==> flow/design.v <==
module PE(
    rst_n,
    in_valid,
    clk,
    up_in,
    left_in,
    right_out,
    down_out,
    result_out
);
input clk;
input rst_n;
input [7:0] up_in, left_in;
input in_valid;
output reg [7:0] right_out, down_out;
output reg [31:0] result_out;
always @(posedge clk or negedge rst_n) begin
    if(!rst_n) begin
        result_out <= 0;
        right_out <= 0;
        down_out <= 0;
    end
    else if(in_valid) begin
        result_out <= 0;
        right_out <= 0;
        down_out <= 0;
    end
    else begin
        result_out <= result_out + up_in * left_in;
        right_out <= left_in;
        down_out <= up_in;
    end
end
endmodule
module buffer (
    input clk,
    input rst_n,
    input in_valid,
    input [31:0] data_in,
    output reg [31:0] data_out
);
reg [7:0] r1_temp1;
reg [7:0] r2_temp1, r2_temp2;
reg [7:0] r3_temp1, r3_temp2, r3_temp3;
always @(posedge clk or negedge rst_n) begin
    if (!rst_n) begin
        data_out <= 32'b0;
        r1_temp1 <= 8'b0;
        r2_temp1 <= 8'b0;
        r2_temp2 <= 8'b0;
        r3_temp1 <= 8'b0;
        r3_temp2 <= 8'b0;
        r3_temp3 <= 8'b0;
    end 
    else if(in_valid) begin
        data_out <= 32'b0;
        r1_temp1 <= 8'b0;
        r2_temp1 <= 8'b0;
        r2_temp2 <= 8'b0;
        r3_temp1 <= 8'b0;
        r3_temp2 <= 8'b0;
        r3_temp3 <= 8'b0;
    end
    else begin
        r1_temp1 <= data_in[23:16];
        r2_temp1 <= r2_temp2;
        r2_temp2 <= data_in[15:8];
        r3_temp1 <= r3_temp2;
        r3_temp2 <= r3_temp3;
        r3_temp3 <= data_in[7:0];
        data_out <= {data_in[31:24], r1_temp1, r2_temp1, r3_temp1};
    end
end 
endmodule
module systolic_array(
    rst_n,
    in_valid,
    clk,
    in_a,
    in_b,
    out_c_r1,
    out_c_r2,
    out_c_r3,
    out_c_r4
);
input rst_n;
input in_valid;
input clk;
input [31:0] in_a;
input [31:0] in_b;
output [127:0] out_c_r1; 
output [127:0] out_c_r2;
output [127:0] out_c_r3;
output [127:0] out_c_r4;
wire [7:0] vertical_wire[4:0][3:0]; 
wire [7:0] horizontal_wire[3:0][4:0];  
wire [31:0] c_wire[3:0][3:0]; 
assign vertical_wire[0][0] = in_b[31:24];  
assign vertical_wire[0][1] = in_b[23:16];  
assign vertical_wire[0][2] = in_b[15:8];  
assign vertical_wire[0][3] = in_b[7:0];   
assign horizontal_wire[0][0] = in_a[31:24];  
assign horizontal_wire[1][0] = in_a[23:16];  
assign horizontal_wire[2][0] = in_a[15:8];   
assign horizontal_wire[3][0] = in_a[7:0];    
genvar i,j;
generate
    for(i=0;i<4;i=i+1) begin:ROW
        for(j=0;j<4;j=j+1) begin:COL
            PE pe(
                .rst_n(rst_n),
                .in_valid(in_valid),
                .clk(clk),
                .up_in(vertical_wire[i][j]),
                .left_in(horizontal_wire[i][j]),
                .right_out(horizontal_wire[i][j+1]),
                .down_out(vertical_wire[i+1][j]),
                .result_out(c_wire[i][j])
            );
        end
    end
endgenerate
assign out_c_r1 = {c_wire[0][0], c_wire[0][1], c_wire[0][2], c_wire[0][3]};
assign out_c_r2 = {c_wire[1][0], c_wire[1][1], c_wire[1][2], c_wire[1][3]};
assign out_c_r3 = {c_wire[2][0], c_wire[2][1], c_wire[2][2], c_wire[2][3]};
assign out_c_r4 = {c_wire[3][0], c_wire[3][1], c_wire[3][2], c_wire[3][3]};
endmodule
module TPU(
    clk,
    rst_n,
    in_valid,
    K,
    M,
    N,
    busy,
    A_wr_en,
    A_index,
    A_data_in,
    A_data_out,
    B_wr_en,
    B_index,
    B_data_in,
    B_data_out,
    C_wr_en,
    C_index,
    C_data_in,
    C_data_out
);
input clk;
input rst_n;
input            in_valid;
input [7:0]      K;
input [7:0]      M;
input [7:0]      N;
output reg       busy;
output reg          A_wr_en;
output reg [15:0]   A_index;
output     [31:0]   A_data_in;
input  [31:0]       A_data_out;
output reg          B_wr_en;
output reg [15:0]   B_index;
output     [31:0]   B_data_in;
input  [31:0]       B_data_out;
output reg          C_wr_en;
output reg [15:0]   C_index;
output reg [127:0]  C_data_in;
input  [127:0]      C_data_out;
assign A_data_in = 32'd0;
assign B_data_in = 32'd0;
reg [31:0] A_buffer_in, B_buffer_in;
reg [31:0] A_buffer_out, B_buffer_out;
wire [127:0] c_out[3:0];
buffer weight_buffer_A (
    .clk(clk),
    .rst_n(rst_n),
    .in_valid(in_valid),
    .data_in(A_buffer_in),
    .data_out(A_buffer_out)
);
buffer input_buffer_B (
    .clk(clk),
    .rst_n(rst_n),
    .in_valid(in_valid),
    .data_in(B_buffer_in),
    .data_out(B_buffer_out)
);
reg sa_valid;
systolic_array SA (
    .rst_n(rst_n),
    .in_valid(sa_valid),
    .clk(clk),
    .in_a(A_buffer_out),
    .in_b(B_buffer_out),
    .out_c_r1(c_out[0]),
    .out_c_r2(c_out[1]),
    .out_c_r3(c_out[2]),
    .out_c_r4(c_out[3])
);
reg [7:0] M_reg, N_reg, K_reg;
reg [7:0] tile_m, tile_n, tile_k;
reg [7:0] max_tile_m, max_tile_n, max_tile_k;
wire [127:0] c_row0 = c_out[0];
wire [127:0] c_row1 = c_out[1];
wire [127:0] c_row2 = c_out[2];
wire [127:0] c_row3 = c_out[3];
integer i, j;
localparam IDLE = 3'd0;
localparam LOAD = 3'd1;
localparam CALC = 3'd2;
localparam WRITEBACK = 3'd3;
localparam DONE = 3'd4;
reg [3:0] state, next_state;
reg [7:0] load_cnt, calc_cnt, wb_cnt;
reg [15:0] A_addr, B_addr, C_addr;
always @(*) begin
    if(tile_k == max_tile_k - 1) begin
        if(tile_k * 4 + load_cnt > K_reg) begin
            A_addr = (((tile_m * K_reg) + K_reg)) ;
            B_addr = (((tile_n * K_reg) + K_reg));
        end
        else begin
            A_addr = (((tile_m * K_reg) + (tile_k * 4))) + load_cnt;
            B_addr = (((tile_n * K_reg) + (tile_k * 4))) + load_cnt;
        end
    end
    else begin
        A_addr = (((tile_m * K_reg) + (tile_k * 4))) + load_cnt;
        B_addr = (((tile_n * K_reg) + (tile_k * 4))) + load_cnt;
    end
    C_addr = ((tile_n * M_reg) + (tile_m * 4)) + wb_cnt;
end
reg [15:0] next_tile_m, next_tile_n;
always @(*) begin
    if(tile_n < max_tile_n - 1) begin
        next_tile_n = tile_n + 1;
        next_tile_m = tile_m;
    end
    else begin
        next_tile_n = 0;
        if(tile_m < max_tile_m - 1) begin
            next_tile_m = tile_m + 1;
        end
        else begin
            next_tile_m = 0;
        end
    end
end
always @(posedge clk or negedge rst_n) begin
    if(!rst_n) begin
        M_reg <= 0;
        N_reg <= 0;
        K_reg <= 0;
        max_tile_m <= 0;
        max_tile_n <= 0; 
        max_tile_k <= 0;
        tile_k <= 0;
    end
    else if(in_valid) begin
        M_reg <= M;
        N_reg <= N;
        K_reg <= K;
        max_tile_m <= (M + 3) >> 2;  
        max_tile_n <= (N + 3) >> 2; 
        max_tile_k <= (K + 3) >> 2; 
        tile_k <= 0;
    end
end
always @(*) begin
    case(state)
        IDLE: begin
            if(in_valid)
                next_state = LOAD;
            else
                next_state = IDLE;
        end
        LOAD: begin
            if(load_cnt > K_reg || tile_k * 4 + load_cnt > K_reg) 
                next_state = CALC;
            else
                next_state = LOAD;
        end
        CALC: begin
            if(calc_cnt == 7)
                next_state = WRITEBACK;    
            else
                next_state = CALC;
        end
        WRITEBACK: begin
            if(wb_cnt > 3 || tile_m * 4 + wb_cnt >= M_reg) begin
                if(tile_n < max_tile_n - 1 || tile_m < max_tile_m - 1)
                    next_state = LOAD;
                else
                    next_state = DONE;
            end
            else
                next_state = WRITEBACK;
        end
        DONE: begin
            next_state = IDLE;
        end
        default: next_state = IDLE;
    endcase
end
always @(posedge clk or negedge rst_n) begin
    if(!rst_n) begin
        busy <= 0;
        A_wr_en <= 0;
        B_wr_en <= 0;
        C_wr_en <= 0;
        A_index <= 0;
        B_index <= 0;
        C_index <= 0;
        load_cnt <= 0;
        calc_cnt <= 0;
        wb_cnt <= 0;
        sa_valid <= 0;
        tile_m <= 0;
        tile_n <= 0;
        state <= IDLE;
    end
    else begin
        state <= next_state;
        case(state)
            IDLE: begin
                if(in_valid) begin
                    busy <= 1;
                    load_cnt <= 0;
                    calc_cnt <= 0;
                    wb_cnt <= 0;
                    sa_valid <= 1;
                end
                else begin
                    busy <= 0;
                end
                A_buffer_in <= 0;
                B_buffer_in <= 0;
                C_wr_en <= 0;
            end
            LOAD: begin
                A_index <= A_addr;
                B_index <= B_addr;
                sa_valid <= 0;
                if(tile_k * 4 + load_cnt > K_reg) begin
                    A_buffer_in <= 0; 
                    B_buffer_in <= 0;
                end
                else if(load_cnt == 0) begin
                    A_buffer_in <= 0; 
                    B_buffer_in <= 0;
                end
                else begin
                    A_buffer_in <= A_data_out;
                    B_buffer_in <= B_data_out;
                end
                if(load_cnt > K_reg) begin
                    load_cnt <= 0;
                end
                else begin
                    load_cnt <= load_cnt + 1;
                end
            end
            CALC: begin
                A_buffer_in <= 0;
                B_buffer_in <= 0;
                if(calc_cnt == 7) begin
                    calc_cnt <= 0;
                end
                else begin
                    calc_cnt <= calc_cnt + 1;
                end
            end
            WRITEBACK: begin
                if(wb_cnt <= 3 && tile_m * 4 + wb_cnt < M_reg) begin
                    C_wr_en <= 1;
                    C_index <= C_addr;
                    C_data_in <= c_out[wb_cnt];
                    wb_cnt <= wb_cnt + 1;
                end
                else begin
                    C_wr_en <= 0;
                    sa_valid <= 1;
                    tile_m <= next_tile_m;
                    tile_n <= next_tile_n;
                    wb_cnt <= 0;
                end
            end
            DONE: begin
                busy <= 0;
                C_wr_en <= 0;
            end
        endcase
        if(in_valid) begin
            tile_m <= 0;
            tile_n <= 0;
        end
    end
end
endmodule
--- tool output ---
Reports on TPU
Module TPU before and after one edit of its RTL, step after step.
"before" refers to lines of the RTL above, "after" to lines of the edited file.
"difference": "after" minus "before" as printed here.
Operators carry their Yosys type and port widths (W data, S select, Z words).
Cell names lack the library's common part.
Not given: n/a
- top: TPU
- clock port: clk
- standard-cell library: sky130hd
- library corner: tt_025C_1v80

Edit of the RTL
Unified diff, file above to edited file.
A script made this edit. It changes what the design does and was not meant as an optimisation.
begin of diff
@@ -216,5 +216,5 @@
     if(tile_k == max_tile_k - 1) begin
         if(tile_k * 4 + load_cnt > K_reg) begin
-            A_addr = (((tile_m * K_reg) + K_reg)) ;
+            A_addr = (((tile_m + K_reg) + K_reg)) ;
             B_addr = (((tile_n * K_reg) + K_reg));
         end
end of diff

After elaboration
Counts by Yosys on the flattened word-level netlist (proc, flatten, opt, wreduce). Print and check cells are left out.
- operators by class (element ; before ; after ; difference):
    add/subtract/negate cells ; 34 ; 35 ; +1
    multipliers ; 21 ; 20 ; -1
    div/mod/pow operators ; 0 ; 0 ; 0
    order comparisons ; 8 ; 8 ; 0
    equality and inequality tests ; 12 ; 12 ; 0
    shift-type cells ; 0 ; 0 ; 0
    mux-type cells ; 94 ; 94 ; 0
    bitwise gates (word level) ; 0 ; 0 ; 0
    reduce/logical cells ; 27 ; 27 ; 0
- operators with widths (operator ; before ; after ; difference):
    $mul A8 B8 Y16 ; 21 ; 20 ; -1
    $add A16 B8 Y16 ; 5 ; 4 ; -1
    $add A8 B8 Y9 ; 0 ; 1 ; +1
    $add A9 B8 Y10 ; 0 ; 1 ; +1
    $mux W8 ; 49 ; 49 ; 0
    $mux W32 ; 22 ; 22 ; 0
    $add A32 B16 Y32 ; 16 ; 16 ; 0
    $reduce_bool A2 Y1 ; 7 ; 7 ; 0
    $mux W1 ; 6 ; 6 ; 0
    $reduce_and A2 Y1 ; 6 ; 6 ; 0
    $add A8 B1 Y8 const B ; 5 ; 5 ; 0
    $mux W16 ; 4 ; 4 ; 0
    $ne A2 B2 Y1 const B ; 4 ; 4 ; 0
    $add A8 B2 Y9 const B ; 3 ; 3 ; 0
    $logic_or A1 B1 Y1 ; 3 ; 3 ; 0
    $pmux W8 S2 ; 3 ; 3 ; 0
    $reduce_and A3 Y1 ; 3 ; 3 ; 0
    $sub A8 B1 Y9 const B ; 3 ; 3 ; 0
    $eq A2 B2 Y1 const B ; 2 ; 2 ; 0
    $eq A3 B2 Y1 const B ; 2 ; 2 ; 0
    $gt A8 B8 Y1 ; 2 ; 2 ; 0
    $lt A8 B32 Y1 ; 2 ; 2 ; 0
    $mux W3 ; 2 ; 2 ; 0
    $pmux W1 S2 ; 2 ; 2 ; 0
    $pmux W32 S2 ; 2 ; 2 ; 0
    $reduce_or A2 Y1 ; 2 ; 2 ; 0
    $add A10 B8 Y11 ; 1 ; 1 ; 0
    $add A16 B10 Y16 ; 1 ; 1 ; 0
Not every row of either side is listed.
- bit counts (element ; before ; after ; difference):
    register bits after elaboration ; 1190 ; 1190 ; 0
    bits in latches ; 0 ; 0 ; 0
    memory bits (writable) ; 0 ; 0 ; 0
    bits in read-only memories ; 0 ; 0 ; 0
    word width x clocked read ports ; 0 ; 0 ; 0
    memories kept ; 0 ; 0 ; 0
    input bits ; 219 ; 219 ; 0
    output and inout port bits ; 244 ; 244 ; 0
    elaborated cells ; 270 ; 270 ; 0

Logic depth
Depth = most cells in a row (Yosys ltp): at word level without a register or memory, in the mapped netlist without a sequential cell, where the memories' decode and read muxes count.
- logic depth (element ; before ; after ; difference):
    depth after elaboration ; 7 ; 7 ; 0
    ABC_AREA ; 0 ; 0 ; n/a
    mapped depth ; 22 ; 22 ; 0
    gate-level depth less buffers ; 20 ; 20 ; 0

Mapped cells and area
The flow's flattened synthesis, as Yosys stat reports it; memories are mapped. The netlist is that of the ABC_AREA named above (0 if unset); the other value can give another one.
- mapped netlist (element ; before ; after ; difference):
    cell count ; 10235 ; 10061 ; -174
    chip area (Yosys) (µm²) ; 99003.7 ; 97551.1 ; -1452.6
    area of sequential cells (µm²) ; 30715.7 ; 30715.7 ; 0.0
    flip-flop cells ; 1189 ; 1189 ; 0
- cell types (cell type ; before ; after ; difference):
    o21ai_0 ; 255 ; 292 ; +37
    inv_1 ; 2026 ; 1993 ; -33
    nand3_1 ; 136 ; 109 ; -27
    fa_1 ; 986 ; 964 ; -22
    and2_1 ; 720 ; 699 ; -21
    xor2_1 ; 162 ; 183 ; +21
    nor3_1 ; 110 ; 90 ; -20
    a21o_1 ; 103 ; 85 ; -18
    nand2_1 ; 813 ; 797 ; -16
    a211oi_1 ; 51 ; 67 ; +16
    mux2_2 ; 29 ; 13 ; -16
    and3_1 ; 70 ; 57 ; -13
    nor3b_1 ; 13 ; 26 ; +13
    xnor2_1 ; 211 ; 199 ; -12
    o21a_1 ; 70 ; 58 ; -12
    clkbuf_1 ; 277 ; 266 ; -11
    o21bai_1 ; 20 ; 9 ; -11
    o31ai_1 ; 13 ; 24 ; +11
Not every row of either side is listed.
The figures by module come from a second, unflattened synthesis with its own total; it is not the netlist above.
- second synthesis, totals (element ; before ; after ; difference):
    cell total of the unflattened synthesis ; 10756 ; 10737 ; -19
    area (unflattened synthesis) (µm²) ; 104736.7 ; 103893.4 ; -843.3
Rows give one instance, submodules left out.
- by module, before (module ; times used ; cells ; area (µm²) ; sequential area (µm²)):
    PE ; 16 ; 489 ; 4594.4 ; 1201.2
    TPU ; 1 ; 2596 ; 26141.3 ; 9095.0
    buffer ; 2 ; 168 ; 2542.4 ; 2001.9
    systolic_array ; 1 ; 0 ; 0.0 ; 0.0
- by module, after (module ; times used ; cells ; area (µm²) ; sequential area (µm²)):
    PE ; 16 ; 495 ; 4586.9 ; 1201.2
    TPU ; 1 ; 2481 ; 25418.1 ; 9095.0
    buffer ; 2 ; 168 ; 2542.4 ; 2001.9
    systolic_array ; 1 ; 0 ; 0.0 ; 0.0

Worst setup path after synthesis
Path of least setup slack by OpenSTA after synthesis, without wires, with an ideal clock, recovery checks aside; 20% of the period is set as input and as output delay. Where synthesis merged equal registers, the netlist keeps one of their names.
- timing path post-synthesis (element ; before ; after ; difference):
    path kind ; register to register ; register to register ; n/a
    from ; register tile_m[0] ; register tile_m[1] ; n/a
    to ; register C_data_in[0] ; register C_data_in[0] ; n/a
    period (ps) ; 6500 ; 6500 ; 0
    time at the first pin (ps) ; 0 ; 0 ; 0
    arrival (ps) ; 8145 ; 8336 ; +191
    path slack (ps) ; -2262 ; -2453 ; -191
    delay of the path (ps) ; 8762 ; 8953 ; +191
    stages on the path ; 12 ; 14 ; +2
    path buffers ; 1 ; 1 ; 0
    synthesis period reached (ps) ; 8762 ; 8953 ; +191
"delay of the path" = arrival - input delay + setup time.
"stages on the path" counts driving pins, that of a launching flip-flop among them; a cell with two outputs on the path counts twice.
"synthesis period reached" = period - worst setup slack (recovery checks aside). The figure is calculated, with input and output delays left at 20% of the set period.
The rows between start and end are the longest chain of elaborated cells between them; the timing report does not say that the signal goes this way. Where chains are equally long, one stands for them.
Each line given opens the expression or statement behind the cell; cells for indexed reads and writes are added by Yosys, which also makes memories of some case tables.
At most two assigning lines are given for a register; there are more.
On the way, post-synthesis, before:
- cell sequence: dfrtp_1 ha_1 fa_1 xor2_1 ha_1 a21o_1 a211o_1 o221ai_1 and2_1 nand3_1 clkbuf_1 nor2_1
- cells in the longest elaborated chain at 4
- elaborated cells on any way between the ends at 4
- classes of those cells: 1 x add/sub; 1 x compare; 2 x reduce/logical
- RTL lines, path post-synthesis, before (element ; RTL line ; source):
    start: declaration ; 200 ; reg [7:0] tile_m, tile_n, tile_k;
    start: assignment ; 317 ; tile_m <= 0;
    start: assignment ; 382 ; tile_m <= next_tile_m;
    $add A10 B8 Y11 ; 373 ; if(wb_cnt <= 3 && tile_m * 4 + wb_cnt < M_reg) begin
    $lt A11 B8 Y1 ; 373 ;
    $logic_and A1 B1 Y1 ; 373 ;
    $reduce_and A3 Y1 ; n/a ;
    end: assignment ; 376 ; C_data_in <= c_out[wb_cnt];
    end: declaration ; 166 ; output reg [127:0]  C_data_in;
On the way, post-synthesis, after:
- cell sequence: dfrtp_1 ha_1 a21o_1 a21oi_1 o21bai_1 a21oi_1 xnor2_1 ha_1 a2111oi_4 nand4_2 o31ai_4 nand2_1 clkbuf_1 nor2_1
- cells in the longest elaborated chain at 4
- elaborated cells on any way between the ends at 4
- classes of those cells: 1 x add/sub; 1 x compare; 2 x reduce/logical
- RTL lines, path post-synthesis, after (element ; RTL line ; source):
    start: declaration ; 200 ; reg [7:0] tile_m, tile_n, tile_k;
    start: assignment ; 317 ; tile_m <= 0;
    start: assignment ; 382 ; tile_m <= next_tile_m;
    $add A10 B8 Y11 ; 373 ; if(wb_cnt <= 3 && tile_m * 4 + wb_cnt < M_reg) begin
    $lt A11 B8 Y1 ; 373 ;
    $logic_and A1 B1 Y1 ; 373 ;
    $reduce_and A3 Y1 ; n/a ;
    end: assignment ; 376 ; C_data_in <= c_out[wb_cnt];
    end: declaration ; 166 ; output reg [127:0]  C_data_in;

Path in the finished layout
From the final timing report of the runs of set A: the path of least setup slack in the routed layout; clock arrival at registers is part of the times.
The path's times are printed in steps of 10 ps; the period is the one set.
- timing path post-layout (element ; before ; after ; difference):
    path kind ; register to register ; register to register ; n/a
    from ; register K_reg[3] ; register tile_n[2] ; n/a
    to ; register A_index[15] ; register B_index[15] ; n/a
    period (ps) ; 5820 ; 5820 ; 0
    time at the first pin (ps) ; 820 ; 850 ; +30
    arrival (ps) ; 6180 ; 6160 ; -20
    path slack (ps) ; 310 ; 320 ; +10
    stages on the path ; 18 ; 18 ; 0
    path buffers ; 0 ; 0 ; 0
The rows between start and end are the longest chain of elaborated cells between them; the timing report does not say that the signal goes this way. Where chains are equally long, one stands for them.
At most two assigning lines are given for a register; there are more.
On the way, post-layout, before:
- cell sequence: dfrtp_1 inv_1 nor2_1 fa_1 fa_1 inv_1 fa_1 fa_1 inv_1 ha_1 nand3_1 a21oi_1 nor2_1 a211o_1 mux2i_1 a21oi_1 xnor2_1 a21oi_1
- cells in the longest elaborated chain at 4
- elaborated cells on any way between the ends at 7
- classes of those cells: 2 x add/sub; 2 x mul; 1 x compare; 2 x mux
- RTL lines, path post-layout, before (element ; RTL line ; source):
    start: declaration ; 199 ; reg [7:0] M_reg, N_reg, K_reg;
    start: assignment ; 252 ; K_reg <= 0;
    start: assignment ; 261 ; K_reg <= K;
    $mul A8 B8 Y16 ; 222 ; A_addr = (((tile_m * K_reg) + (tile_k * 4))) + load_cnt;
    $add A16 B8 Y16 ; 222 ;
    $mux W16 ; 217 ; if(tile_k * 4 + load_cnt > K_reg) begin
    $mux W16 ; 216 ; if(tile_k == max_tile_k - 1) begin
    end: assignment ; 310 ; A_index <= 0;
    end: assignment ; 340 ; A_index <= A_addr;
    end: declaration ; 157 ; output reg [15:0]   A_index;
On the way, post-layout, after:
- cell sequence: dfrtp_1 and2_1 fa_1 inv_1 fa_1 inv_1 fa_1 inv_1 fa_1 inv_1 ha_1 nor2b_1 a311o_1 o31ai_1 mux2i_1 a311oi_1 xnor2_1 a21oi_1
- cells in the longest elaborated chain at 4
- elaborated cells on any way between the ends at 6
- classes of those cells: 2 x add/sub; 2 x mul; 2 x mux
- RTL lines, path post-layout, after (element ; RTL line ; source):
    start: declaration ; 200 ; reg [7:0] tile_m, tile_n, tile_k;
    start: assignment ; 318 ; tile_n <= 0;
    start: assignment ; 383 ; tile_n <= next_tile_n;
    $mul A8 B8 Y16 ; 223 ; B_addr = (((tile_n * K_reg) + (tile_k * 4))) + load_cnt;
    $add A16 B8 Y16 ; 223 ;
    $mux W16 ; 217 ; if(tile_k * 4 + load_cnt > K_reg) begin
    $mux W16 ; 216 ; if(tile_k == max_tile_k - 1) begin
    end: assignment ; 311 ; B_index <= 0;
    end: assignment ; 341 ; B_index <= B_addr;
    end: declaration ; 161 ; output reg [15:0]   B_index;

Flow runs
Both versions went through the flow (Yosys, OpenROAD) with the same settings in each pair. Constraints: input delay and output delay 20% of the set period each, output load 0.01 pF.
Flow settings, set A:
- noted CORE_UTILIZATION: 40
- PLACE_DENSITY at 0.6
- period_ns: 5.82
- CAP_MARGIN at 20
- CORE_MARGIN at 2
- SLEW_MARGIN: 20
- measured results, set A (element ; before ; after ; difference):
    post-synthesis cell area (µm²) ; 99003.7 ; 97551.1 ; -1452.6
    area of the die (µm²) ; 251507.0 ; 247845.0 ; -3662.0
    standard-cell area after routing (µm²) ; 110400.0 ; 109160.0 ; -1240.0
    utilization after routing (%) ; 44.9 ; 45.0 ; +0.1
    setup slack of the worst path (ps) ; 309 ; 321 ; +12
    final setup TNS (ps) ; 0 ; 0 ; 0
    power consumption (mW) ; 32.047 ; 31.114 ; -0.933
    achieved period (ps) ; 5511 ; 5499 ; -12
Flow settings, set B:
- CORE_ASPECT_RATIO: 0.76
- noted CORE_UTILIZATION: 47
- noted GPL_ROUTABILITY_DRIVEN: 1
- MAX_ROUTING_LAYER: met5
- MIN_ROUTING_LAYER: met1
- PLACE_DENSITY at 0.8
- SETUP_SLACK_MARGIN: 1.45
- SLEW_MARGIN: 5
- TNS_END_PERCENT at 25
- period_ns: 5.36
- CAP_MARGIN at 20
- CORE_MARGIN at 2
- measured results, set B (element ; before ; after ; difference):
    post-synthesis cell area (µm²) ; 99003.7 ; 97551.1 ; -1452.6
    area of the die (µm²) ; 214369.0 ; 211252.0 ; -3117.0
    standard-cell area after routing (µm²) ; 116094.0 ; 120079.0 ; +3985.0
    utilization after routing (%) ; 55.6 ; 58.3 ; +2.7
    setup slack of the worst path (ps) ; 258 ; 375 ; +117
    final setup TNS (ps) ; 0 ; 0 ; 0
    power consumption (mW) ; 36.995 ; 35.920 ; -1.075
    achieved period (ps) ; 5102 ; 4985 ; -117
"achieved period" means the clock period less the worst setup slack. The figure is calculated, with input and output delays left at 20% of the set period.
"power consumption" is the tool's figure for a default switching activity; nothing was simulated.
--- end ---
